==> flow/design.v <==
module flappy_core(
	input clk,
	input resetn,
	input go,
	input stop,
	input jump,
	input [1:0] sw,
	output [7:0] x,
	output [6:0] y,
	output [2:0] colour,
	output [7:0] HEX0,
	output [7:0] HEX1,
	output [7:0] HEX2,
	output [7:0] HEX3,
	output [14:0] LEDR
	);
	 wire [27:0] score;
	 wire [3:0] score_thousands;
	 wire [3:0] score_hundreds;
	 wire [3:0] score_tens;
	 wire [3:0] score_ones;
    wire [1112:0] draw;
    wire [27:0] rate;
	 wire [15:0] counter;
    wire start, move, lose;
    control c(
	.clk(clk),
	.go(go),
	.stop(stop),
   .start(start),
	.resetn(resetn),
	.move(move),
	.lose(lose)
	);
    datapath d(
	.clk(clk),
	.start(start),
	.move(move),
	.jump(jump),
	.rate(rate),
	.resetn(resetn),
	.draw(draw),
	.LEDR(LEDR[14:0]),
	.score(score),
	.lose(lose)
	);
    display d0(
	.floor(draw),
	.clk(clk),
	.resetn(resetn),
	.x(x),
	.y(y),
	.colour(colour),
	.counter(counter)
	);
	difficultySwitch diffSw(
		.sel(sw),
		.rate(rate)
	);
	bcd b0(
		.number(score[13:0]),
		.thousands(score_thousands),
		.hundreds(score_hundreds),
		.tens(score_tens),
		.ones(score_ones)
	);
	hex_display h0(
		.IN(score_ones),
		.OUT(HEX0)
	);
	hex_display h1(
		.IN(score_tens),
		.OUT(HEX1)
	);
	hex_display h2(
		.IN(score_hundreds),
		.OUT(HEX2)
	);
	 hex_display h3(
		.IN(score_thousands),
		.OUT(HEX3)
	);
endmodule
module difficultySwitch(
	input [1:0] sel,
	output reg [27:0] rate
	);
	always @(*) begin
		case(sel)
			2'b00: rate = 28'd150;  
			2'b01: rate = 28'd100;  
			2'b10: rate = 28'd80;   
			2'b11: rate = 28'd1500;  
		endcase
	end
endmodule
module control(
	input clk,
	input go,
	input stop,
	input resetn,
	input lose,
	output reg start,
	output reg move
	);
	reg [5:0] cur, next;
	localparam S_READY = 5'd0,
		  S_READY_WAIT = 5'd1,
		  S_MOVE  = 5'd2,
		  S_STOP  = 5'd3;
	always@(*)
	begin: state_table
		case (cur)
			S_READY: next = go ? S_READY_WAIT : S_READY;
			S_READY_WAIT: next = S_MOVE;
			S_MOVE: next = stop ? S_STOP : (lose ? S_READY : S_MOVE);
			S_STOP: next = S_READY;
			default: next = S_READY;
		endcase
	end
	always @(*)
	begin: enable_signals
		start = 1'b0;
		move = 1'b0;
		case (cur) 
			S_READY: begin 
				start = 1'b1;
			end
			S_MOVE: begin 
				move = 1'b1;
			end
			default: begin
			end
		endcase	
	end
	always@(posedge clk) 
	begin: state_FFs
		if (!resetn)
			cur <= S_READY;
		else 
			cur <= next;
	end
endmodule
module datapath (
    input clk,
    input start,
    input move,
    input jump,
	 input [27:0] rate,	
	input resetn,
	output [14:0] LEDR,
	output reg [27:0] score,
	output reg [1112:0] draw,
	output reg lose
    );
    reg [27:0] count;
	 reg [2:0] count2;
	reg [1112:0] obstacles;
    reg [6:0] height;
	reg [4:0] start_falling;
    reg going_up;
	 parameter gap = 7'b0000000;
	 parameter big_gap = {12{gap}};
    always@(posedge clk) begin
		if (!resetn) begin
			count <= rate;
			count2 <= 2'd3;
        	height <= 7'd40;
			going_up <= 1'b1;
			lose <= 1'b0;
			draw <= 1112'b0;
			obstacles[1105:0] <= {7'd35, big_gap, 7'd40, big_gap, 7'd20, big_gap, 7'd30, big_gap, 7'd45, big_gap, 7'd25, big_gap, 7'd35, big_gap, 7'd10};
			score <= 13'b0;
			start_falling <= 5'b0;
		end
        else if (start) begin
        	count <= rate;
        	height <= 7'd40;
         draw <= 1112'b0;
			obstacles[1105:0] <= {7'd35, big_gap, 7'd40, big_gap, 7'd20, big_gap, 7'd30, big_gap, 7'd45, big_gap, 7'd25, big_gap, 7'd35, big_gap, 7'd10};
			going_up <= 1'b1;
			score <= 13'b0;
			lose <= 1'b0;
			count2 <= 2'd3;
        end
		else begin
            if (count == 28'b0) begin
                count <= rate;
				score = score + 1;
				if (count2 == 1'b0) begin
					draw = draw << 7;
					draw[6:0] = obstacles[1105:1099];
					obstacles[1105:0] = {obstacles[1098:0], obstacles[1105:1099]};
					count2 = 2'd3;
				end else
					count2 = count2 - 1;
				if (height == 7'd0) 
					lose <= 1'b1;
				if (height == 7'd80) 
					lose <= 1'b1;
				if (draw[1105:1099] != 7'b0 && (height < draw[1105:1099] || height > draw[1105:1099] + 7'd24))
					lose <= 1'b1;
				if (jump) begin
					start_falling = 5'b1111;
					going_up = 1'b1;			
					end
				else if (start_falling > 0)
					start_falling = start_falling - 1;
				else 
					going_up = 1'b0;
				if (going_up)
					height = height + 1;
				else
					height = height -1;
				draw[1112:1106] = height;
				end
            else
				count <= count - 1;
        end
    end
    assign LEDR[5:0] = 6'b0;
    assign LEDR[7] = 1'b0;
    assign LEDR[6] = going_up;
    assign LEDR[14:8] = height;
endmodule
module display (
    input [1112:0] floor,
    input clk,
	 input resetn,
    output reg [7:0] x,
    output reg [6:0] y,
    output reg [2:0] colour,
	 output reg [15:0] counter
    );
   reg [7:0] x_init;
   reg [8:0] y_init;
	reg [8:0] runner_count;
	reg [6:0] runner_height;
	reg [1112:0] local_draw;
	reg [7:0] y_pixel;
	reg [7:0] pipe_height;  
	reg [8:0] count;
    always@(posedge clk) begin
		if (!resetn) begin
			x_init <= 8'd2;
			y_init <= 9'd84;		
			counter <= 15'b0;
			local_draw <= floor;
			count <= 8'd0;			
		end
		else begin
			if (counter < 15'd12800) begin
				if (counter < 15'd160) begin
					if (counter < 15'd80) 
						x <= 8'd0;
					else 
						x <= 8'd1;
					runner_count = counter % 80;
					y = y_init - runner_count;
					runner_height = floor[1112:1106];
					if (runner_count == 7'd0)
						colour = 3'b011;
					else if (runner_count < runner_height || runner_count > runner_height + 3)
						colour = 3'b011;
					else 
						colour = 3'b100;
				end 
				else begin
					count = (counter-160) % 320;
					if (count < 80)
						x <= x_init;
					else if (count < 160)
						x <= x_init + 1;
					else if (count < 240)
						x <= x_init + 2;
					else if (count < 320)
						x <= x_init + 3;
					y_pixel = count % 80;
					y <= y_init - y_pixel;
					pipe_height = local_draw[1105:1099];
					if (y_pixel < pipe_height || y_pixel > pipe_height + 7'd24)
						colour = 3'b110;
					else 
						colour = 3'b011;
					if (pipe_height == 7'd0) 
						colour = 3'b011;
					if (count == 15'd319) begin
						x_init <= x_init + 4;
						local_draw <= local_draw << 7;
					end
				end
				counter = counter + 1;
			end
			else begin 
				x_init <= 8'd2;
				y_init <= 9'd84;
				counter <= 15'b0;
				local_draw <= floor;
				count <= 8'd0;
			end
		end
	end
endmodule
module hex_display(IN, OUT);
    input [3:0] IN;
	output reg [7:0] OUT;
	always @(*)
	begin
	case(IN[3:0])
		4'b0000: OUT = 7'b1000000;
		4'b0001: OUT = 7'b1111001;
		4'b0010: OUT = 7'b0100100;
		4'b0011: OUT = 7'b0110000;
		4'b0100: OUT = 7'b0011001;
		4'b0101: OUT = 7'b0010010;
		4'b0110: OUT = 7'b0000010;
		4'b0111: OUT = 7'b1111000;
		4'b1000: OUT = 7'b0000000;
		4'b1001: OUT = 7'b0011000;
		4'b1010: OUT = 7'b0001000;
		4'b1011: OUT = 7'b0000011;
		4'b1100: OUT = 7'b1000110;
		4'b1101: OUT = 7'b0100001;
		4'b1110: OUT = 7'b0000110;
		4'b1111: OUT = 7'b0001110;
		default: OUT = 7'b0111111;
	endcase
	end
endmodule
module bcd(number, thousands, hundreds, tens, ones);
   input  [13:0] number;
   output reg [3:0] thousands;
   output reg [3:0] hundreds;
   output reg [3:0] tens;
   output reg [3:0] ones;
   reg [29:0] shift;
   integer i;
   always @(number)
   begin
      shift[29:14] = 0;
      shift[13:0]  = number;
      for (i=0; i<14; i=i+1) begin
         if (shift[17:14] >= 5)
            shift[17:14] = shift[17:14] + 3;
         if (shift[21:18] >= 5)
            shift[21:18] = shift[21:18] + 3;
         if (shift[25:22] >= 5)
            shift[25:22] = shift[25:22] + 3;
		if (shift[29:26] >= 5)
			shift[29:26] = shift[29:26] + 3;
         shift = shift << 1;
      end
	  thousands = shift[29:26];
      hundreds  = shift[25:22];
      tens      = shift[21:18];
      ones      = shift[17:14];
   end
endmodule
Reports on flappy_core --
What the tools print for flappy_core, step after step. Lines are those of the file above, counted from 1. Operators carry their Yosys type and port widths (W data, S select, Z words). Cell names lack the library's common part. Not given: -
Design: top flappy_core, clock port clk, library sky130hd, library corner tt_025C_1v80

Word-level counts --
Source: Yosys, flattened and elaborated, memories not mapped. Widths are those after wreduce. Registers that Yosys merges into a memory's read port (data or address) are not register bits. Print and check cells do not count. Memory sizes are those after Yosys's memory passes, which may raise the word count (mostly to a power of two), join words into wider ones and drop unused or constant bits.
Storage and ports: memory bits (read-only) 448, word width x clocked read ports 0, RAM bits 0, register bits after elaboration 3446, latch bits 0, memory cells 4
Memory list:
- (no name shown) | words 16, bits a word 7, read ports 1, wr ports 0, line 309 | case(IN[3:0])
- (no name shown) | words 16, bits a word 7, read ports 1, wr ports 0, line 309
- (no name shown) | words 16, bits a word 7, read ports 1, wr ports 0, line 309
- (no name shown) | words 16, bits a word 7, read ports 1, wr ports 0, line 309
Cells by class: $lt $le $gt $ge 60, muxes and demuxes 87, equal/unequal tests 10, reductions and logical operators 24, $mul 0, add/subtract/negate cells 63, bitwise logic cells 3, div/mod/pow operators 3, shift-type cells 0
Operators by type and width (number):
- $mux W1106 | 4
- $mux W1099 | 4
- $mod A32 B9 Y32 const B | 1
- $mod A16 B7 Y32 const B | 1
- $mod A9 B7 Y32 const B | 1
- $ge A4 B3 Y1 const B | 42
- $add A4 B2 Y4 const B | 33
- $mux W4 | 33
- $pmux W28 S4 | 1
- $mux W28 | 3
- $mux W3 | 19
- $mux W8 | 5
- $add A28 B1 Y28 const B | 1
- $sub A28 B1 Y28 const B | 1
- $logic_not A28 Y1 | 1
- $add A3 B2 Y3 const B | 9
- $lt A9 B8 Y1 const B | 2
- $pmux W6 S3 | 1
- $sub A16 B8 Y17 const B | 1
- $add A16 B1 Y16 const B | 1
- $lt A16 B14 Y1 const B | 1
- $lt A16 B7 Y1 const B | 1
- $lt A16 B8 Y1 const B | 1
- $add A8 B2 Y8 const B | 2
- $mux W5 | 3
- $sub A7 B7 Y7 const A | 2
- $logic_not A7 Y1 | 2
- $mux W7 | 2
Other operator kinds: 46; their cells: 72.

Longest topological paths --
Depth = most cells in a row (Yosys ltp): at word level without a register or memory, in the mapped netlist without a sequential cell, where the memories' decode and read muxes count.
Logic depth: depth in word-level cells 26, ABC_AREA 0, depth in mapped cells 78, gate-level depth less buffers 75

After synthesis --
Yosys stat after the flow's synthesis: flattened, memories mapped to cells. It holds for the ABC_AREA given above (unset counts as 0); a run with the other value may have another netlist. The area totals of this step are shown rounded.
Cells by type:
- dfxtp_1 | number 2294, total area 4.59E+04 um2
- edfxtp_1 | number 1124, total area 3.38E+04 um2
- nand2_1 | number 7790, total area 2.92E+04 um2
- a21oi_1 | number 2251, total area 1.13E+04 um2
- clkbuf_1 | number 991, total area 3.72E+03 um2
- ha_1 | number 135, total area 1689.12 um2
- xnor2_1 | number 84, total area 735.706 um2
- nor2_1 | number 166, total area 623.098 um2
- mux2i_1 | number 46, total area 460.442 um2
- nand3_1 | number 79, total area 395.379 um2
- inv_1 | number 99, total area 371.606 um2
- xor2_1 | number 35, total area 306.544 um2
- o21ai_0 | number 48, total area 240.23 um2
- nand2b_1 | number 36, total area 225.216 um2
- nor3_1 | number 38, total area 190.182 um2
- nor2b_1 | number 26, total area 162.656 um2
- a211oi_1 | number 20, total area 150.144 um2
- a21o_1 | number 20, total area 150.144 um2
Not listed: further types 98, cells in them 472.
Mapped netlist: chip area (Yosys) 134000 um2, flip-flops 3418, mapped cells 15754
By module: a second synthesis without flattening, with its own total; a netlist apart from the flattened one above.
Unflattened totals: cells (unflattened synthesis) 16030, area total of the unflattened synthesis 135000 um2
Each row is one instance without its submodules.
Modules:
- datapath | cells 10090, instances 1, area 79200 um2
- display | cells 5207, instances 1, area 50900 um2
- bcd | cells 540, instances 1, area 3880 um2
- hex_display | cells 37, instances 4, area 279 um2
- difficultySwitch | cells 34, instances 1, area 259 um2
- control | cells 11, instances 1, area 136 um2
- flappy_core | cells 0, instances 1, area 0.0 um2

Path before layout --
Source: OpenSTA report_checks on the synthesized netlist (no wires, ideal clock, input and output delay 20% of the period each), path of least setup slack; recovery checks are left aside. Register names are those of the netlist, which keeps one name where synthesis merged equal registers.
Path after synthesis: path kind flip-flop to flip-flop, start point register d0.counter[5], end point register d0.local_draw[0], slack -12.287 ns, clock period 20.0 ns, data required time 18.313 ns, library setup time 1.687 ns, delay of the path 32.287 ns, launch time at the first pin 0.000 ns, stages 19, arrival 30.600 ns, synthesis period reached 32.287 ns
"delay of the path" is the arrival time less input delay plus setup time. "stages" counts driving pins, that of a launching flip-flop among them; a cell with two outputs on the path counts twice. "synthesis period reached" is the clock period less the worst setup slack; recovery checks do not enter. This is arithmetic on one report: input and output delays are still those of the set period (20% each). Between the ends stands the longest chain of elaborated cells between them, by number of cells; it is not shown to be the way that was timed. Of several equally long chains one is given. Each line given opens the expression or statement behind the cell; cells for indexed reads and writes are added by Yosys, which also makes memories of some case tables. A register here has more assigning lines than the two given. Only ways into the end's enable, where the timed path ends, are counted here.
Between the ends, after synthesis: path through dfxtp_1 > clkbuf_1 > inv_1 > ha_1 > and2b_1 > nor2_1 > and2_1 > buf_2 > nor3_1 > nor3_1 > o31ai_4 > o211ai_1 > and3_1 > buf_2 > or4b_2 > a21oi_1 > a311o_1 > o2111a_1 > nand2b_1, cells in the longest elaborated chain 5, elaborated cells between the ends (all ways) 8, those cells by class add/sub: 1; div: 1; compare: 2; eq/ne: 3; reduce/logical: 1
Ends and longest elaborated chain, after synthesis:
- from (decl) | line 233 | output reg [15:0] counter
- from (assign) | line 247 | counter <= 15'b0;
- from (assign) | line 292 | counter = counter + 1;
- $sub A16 B8 Y17 | line 269 | count = (counter-160) % 320;
- $mod A32 B9 Y32 | line 269
- $eq A9 B9 Y1 | line 287 | if (count == 15'd319) begin
- $ne A3 B3 Y1
- $reduce_and A2 Y1
- to (assign) | line 289 | local_draw <= local_draw << 7;
- to (assign) | line 298 | local_draw <= floor;
- to (decl) | line 239 | reg [1112:0] local_draw;

Worst path after layout --
Path of least setup slack in the final report of flow run 3 (OpenROAD, finished layout, wires in). Where an end is a register, its clock arrival counts in the times.
Path after layout: path kind flip-flop to output port, start point register (no name shown), end point output HEX3[0], arrival 14.15 ns, slack 1.13 ns, launch time at the first pin 0.87 ns, stages 71, data required time 15.28 ns, output delay 3.82 ns, clock period 19.1 ns
Between the ends stands the longest chain of elaborated cells between them, by number of cells; it is not shown to be the way that was timed. Of several equally long chains one is given. A memory read counts as a cell of the chain, while the word-level depth stops at memories.
Between the ends, after layout: path through dfxtp_4 > inv_2 > ha_1 > inv_1 > ha_1 > a21oi_2 > xnor2_1 > inv_1 > ha_1 > and2b_2 > o21ai_0 > a21oi_2 > xnor2_2 > ha_1 > nor2b_1 > buf_4 > o21ai_0 > a21oi_1 > [35 not listed] > xnor2_2 > ha_1 > nand2b_1 > or4b_1 > a21o_1 > nand3_1 > xnor2_1 > inv_1 > ha_1 > nor2b_1 > nand2b_1 > mux2_4 > buf_4 > inv_1 > ha_1 > nor3_1 > a221oi_1 > clkdlybuf4s50_1, cells in the longest elaborated chain 25, elaborated cells between the ends (all ways) 118, those cells by class add/sub: 39; compare: 39; mux: 39; memory: 1
Ends and longest elaborated chain, after layout:
- from (decl) | line 152
- from (assign) | line 173
- from (assign) | line 189
- $add A4 B2 Y4 | line 344 | shift[17:14] = shift[17:14] + 3;
- $mux W4 | line 343 | if (shift[17:14] >= 5)
- $ge A4 B3 Y1 | line 343
- $mux W4 | line 343
- $ge A4 B3 Y1 | line 343
- $mux W4 | line 343
- $ge A4 B3 Y1 | line 343
- [11 not listed]
- $add A4 B2 Y4 | line 344
- $mux W4 | line 343
- $add A4 B2 Y4 | line 346 | shift[21:18] = shift[21:18] + 3;
- $mux W4 | line 345 | if (shift[21:18] >= 5)
- $add A4 B2 Y4 | line 348 | shift[25:22] = shift[25:22] + 3;
- $mux W4 | line 347 | if (shift[25:22] >= 5)
- $mem_v2 Z16 W7 | line 309 | case(IN[3:0])
- to (decl) | line 14 | output [7:0] HEX3,

Ticket comment

Design flappy_core on sky130hd. What follows are 6 stored runs of the flow, each under its own settings; their order means nothing. The constraints put input and output delay at 20% of the set period each and load the outputs with 0.01 pF.
"achieved clock period": clock period set for the run, less the worst setup slack. It is reckoned from that one timing run; input and output delays stay at 20% of the period that was set.
"worst setup path time" = time allowed to the worst setup path (clock period - input delay - output delay, where it has them) - its slack; a late launch clock adds to it, a late capture clock takes from it.
"power" rests on the timing tool's default activity at the inputs, not on a simulated workload.
Results are given in rounded form.
[flow run 1] settings: CAP_MARGIN=40, CELL_PAD_IN_SITES_DETAIL_PLACEMENT=2, CORE_UTILIZATION=54, CTS_CLUSTER_DIAMETER=43, CTS_CLUSTER_SIZE=24, MAX_ROUTING_LAYER=met4, PLACE_DENSITY_LB_ADDON=0.17, SETUP_SLACK_MARGIN=-0.51, period_ns=20.0, CORE_MARGIN=2, SLEW_MARGIN=20
[flow run 1] result: did not finish, placement stopped with DPL-0033
[flow run 2] settings: CAP_MARGIN=40, CELL_PAD_IN_SITES_DETAIL_PLACEMENT=2, CORE_ASPECT_RATIO=1.67, CORE_UTILIZATION=54, CTS_CLUSTER_DIAMETER=43, CTS_CLUSTER_SIZE=24, GPL_TIMING_DRIVEN=0, MAX_ROUTING_LAYER=met4, MIN_ROUTING_LAYER=met2, PLACE_DENSITY_LB_ADDON=0.17, SETUP_SLACK_MARGIN=-0.51, period_ns=20.0, CORE_MARGIN=2, SLEW_MARGIN=20
[flow run 2] result: did not finish, placement stopped with DPL-0033
[flow run 3] settings: CORE_UTILIZATION=45, PLACE_DENSITY=0.6, period_ns=19.1, CAP_MARGIN=20, CORE_MARGIN=2, SLEW_MARGIN=20
[flow run 3] result: chip area after synthesis (Yosys) 134000 um2, die area 301000 um2, standard-cell area of the final layout 150000 um2, utilization 50.6%, worst setup slack after layout 1.13 ns, total negative slack 0.000 ns, worst hold slack 0.403 ns, power 15000 uW, achieved clock period 17.971 ns, worst setup path time 14.15 ns, worst setup path kind flip-flop to output port
[flow run 4] settings: CORE_UTILIZATION=25, PLACE_DENSITY=0.6, period_ns=19.1, CAP_MARGIN=20, CORE_MARGIN=2, SLEW_MARGIN=20
[flow run 4] result: chip area after synthesis (Yosys) 134000 um2, die area 540000 um2, standard-cell area of the final layout 154000 um2, utilization 28.9%, worst setup slack after layout 1.02 ns, total negative slack 0.000 ns, worst hold slack 0.431 ns, power 15000 uW, achieved clock period 18.080 ns, worst setup path time 14.26 ns, worst setup path kind flip-flop to output port
[flow run 5] settings: CAP_MARGIN=30, CELL_PAD_IN_SITES_DETAIL_PLACEMENT=1, CELL_PAD_IN_SITES_GLOBAL_PLACEMENT=1, CORE_UTILIZATION=45, CTS_CLUSTER_DIAMETER=20, MAX_ROUTING_LAYER=met4, PLACE_DENSITY=0.6, SETUP_SLACK_MARGIN=5.0, period_ns=20.4, CORE_MARGIN=2, SLEW_MARGIN=20
[flow run 5] result: chip area after synthesis (Yosys) 134000 um2, die area 301000 um2, standard-cell area of the final layout 182000 um2, utilization 61.5%, worst setup slack after layout 2.68 ns, total negative slack 0.000 ns, worst hold slack 0.373 ns, power 25400 uW, achieved clock period 17.717 ns, worst setup path time 13.64 ns, worst setup path kind flip-flop to output port
[flow run 6] settings: CAP_MARGIN=0, CORE_ASPECT_RATIO=0.73, CORE_MARGIN=9, CORE_UTILIZATION=27, GPL_ROUTABILITY_DRIVEN=1, PLACE_DENSITY_LB_ADDON=0.23, SETUP_SLACK_MARGIN=0.92, period_ns=11.8, SLEW_MARGIN=20
[flow run 6] result: chip area after synthesis (Yosys) 134000 um2, die area 521000 um2, standard-cell area of the final layout 156000 um2, utilization 31.8%, worst setup slack after layout -3.32 ns, total negative slack -82.3 ns, worst hold slack 0.407 ns, power 24300 uW, achieved clock period 15.123 ns, worst setup path time 12.76 ns, worst setup path kind flip-flop to output port
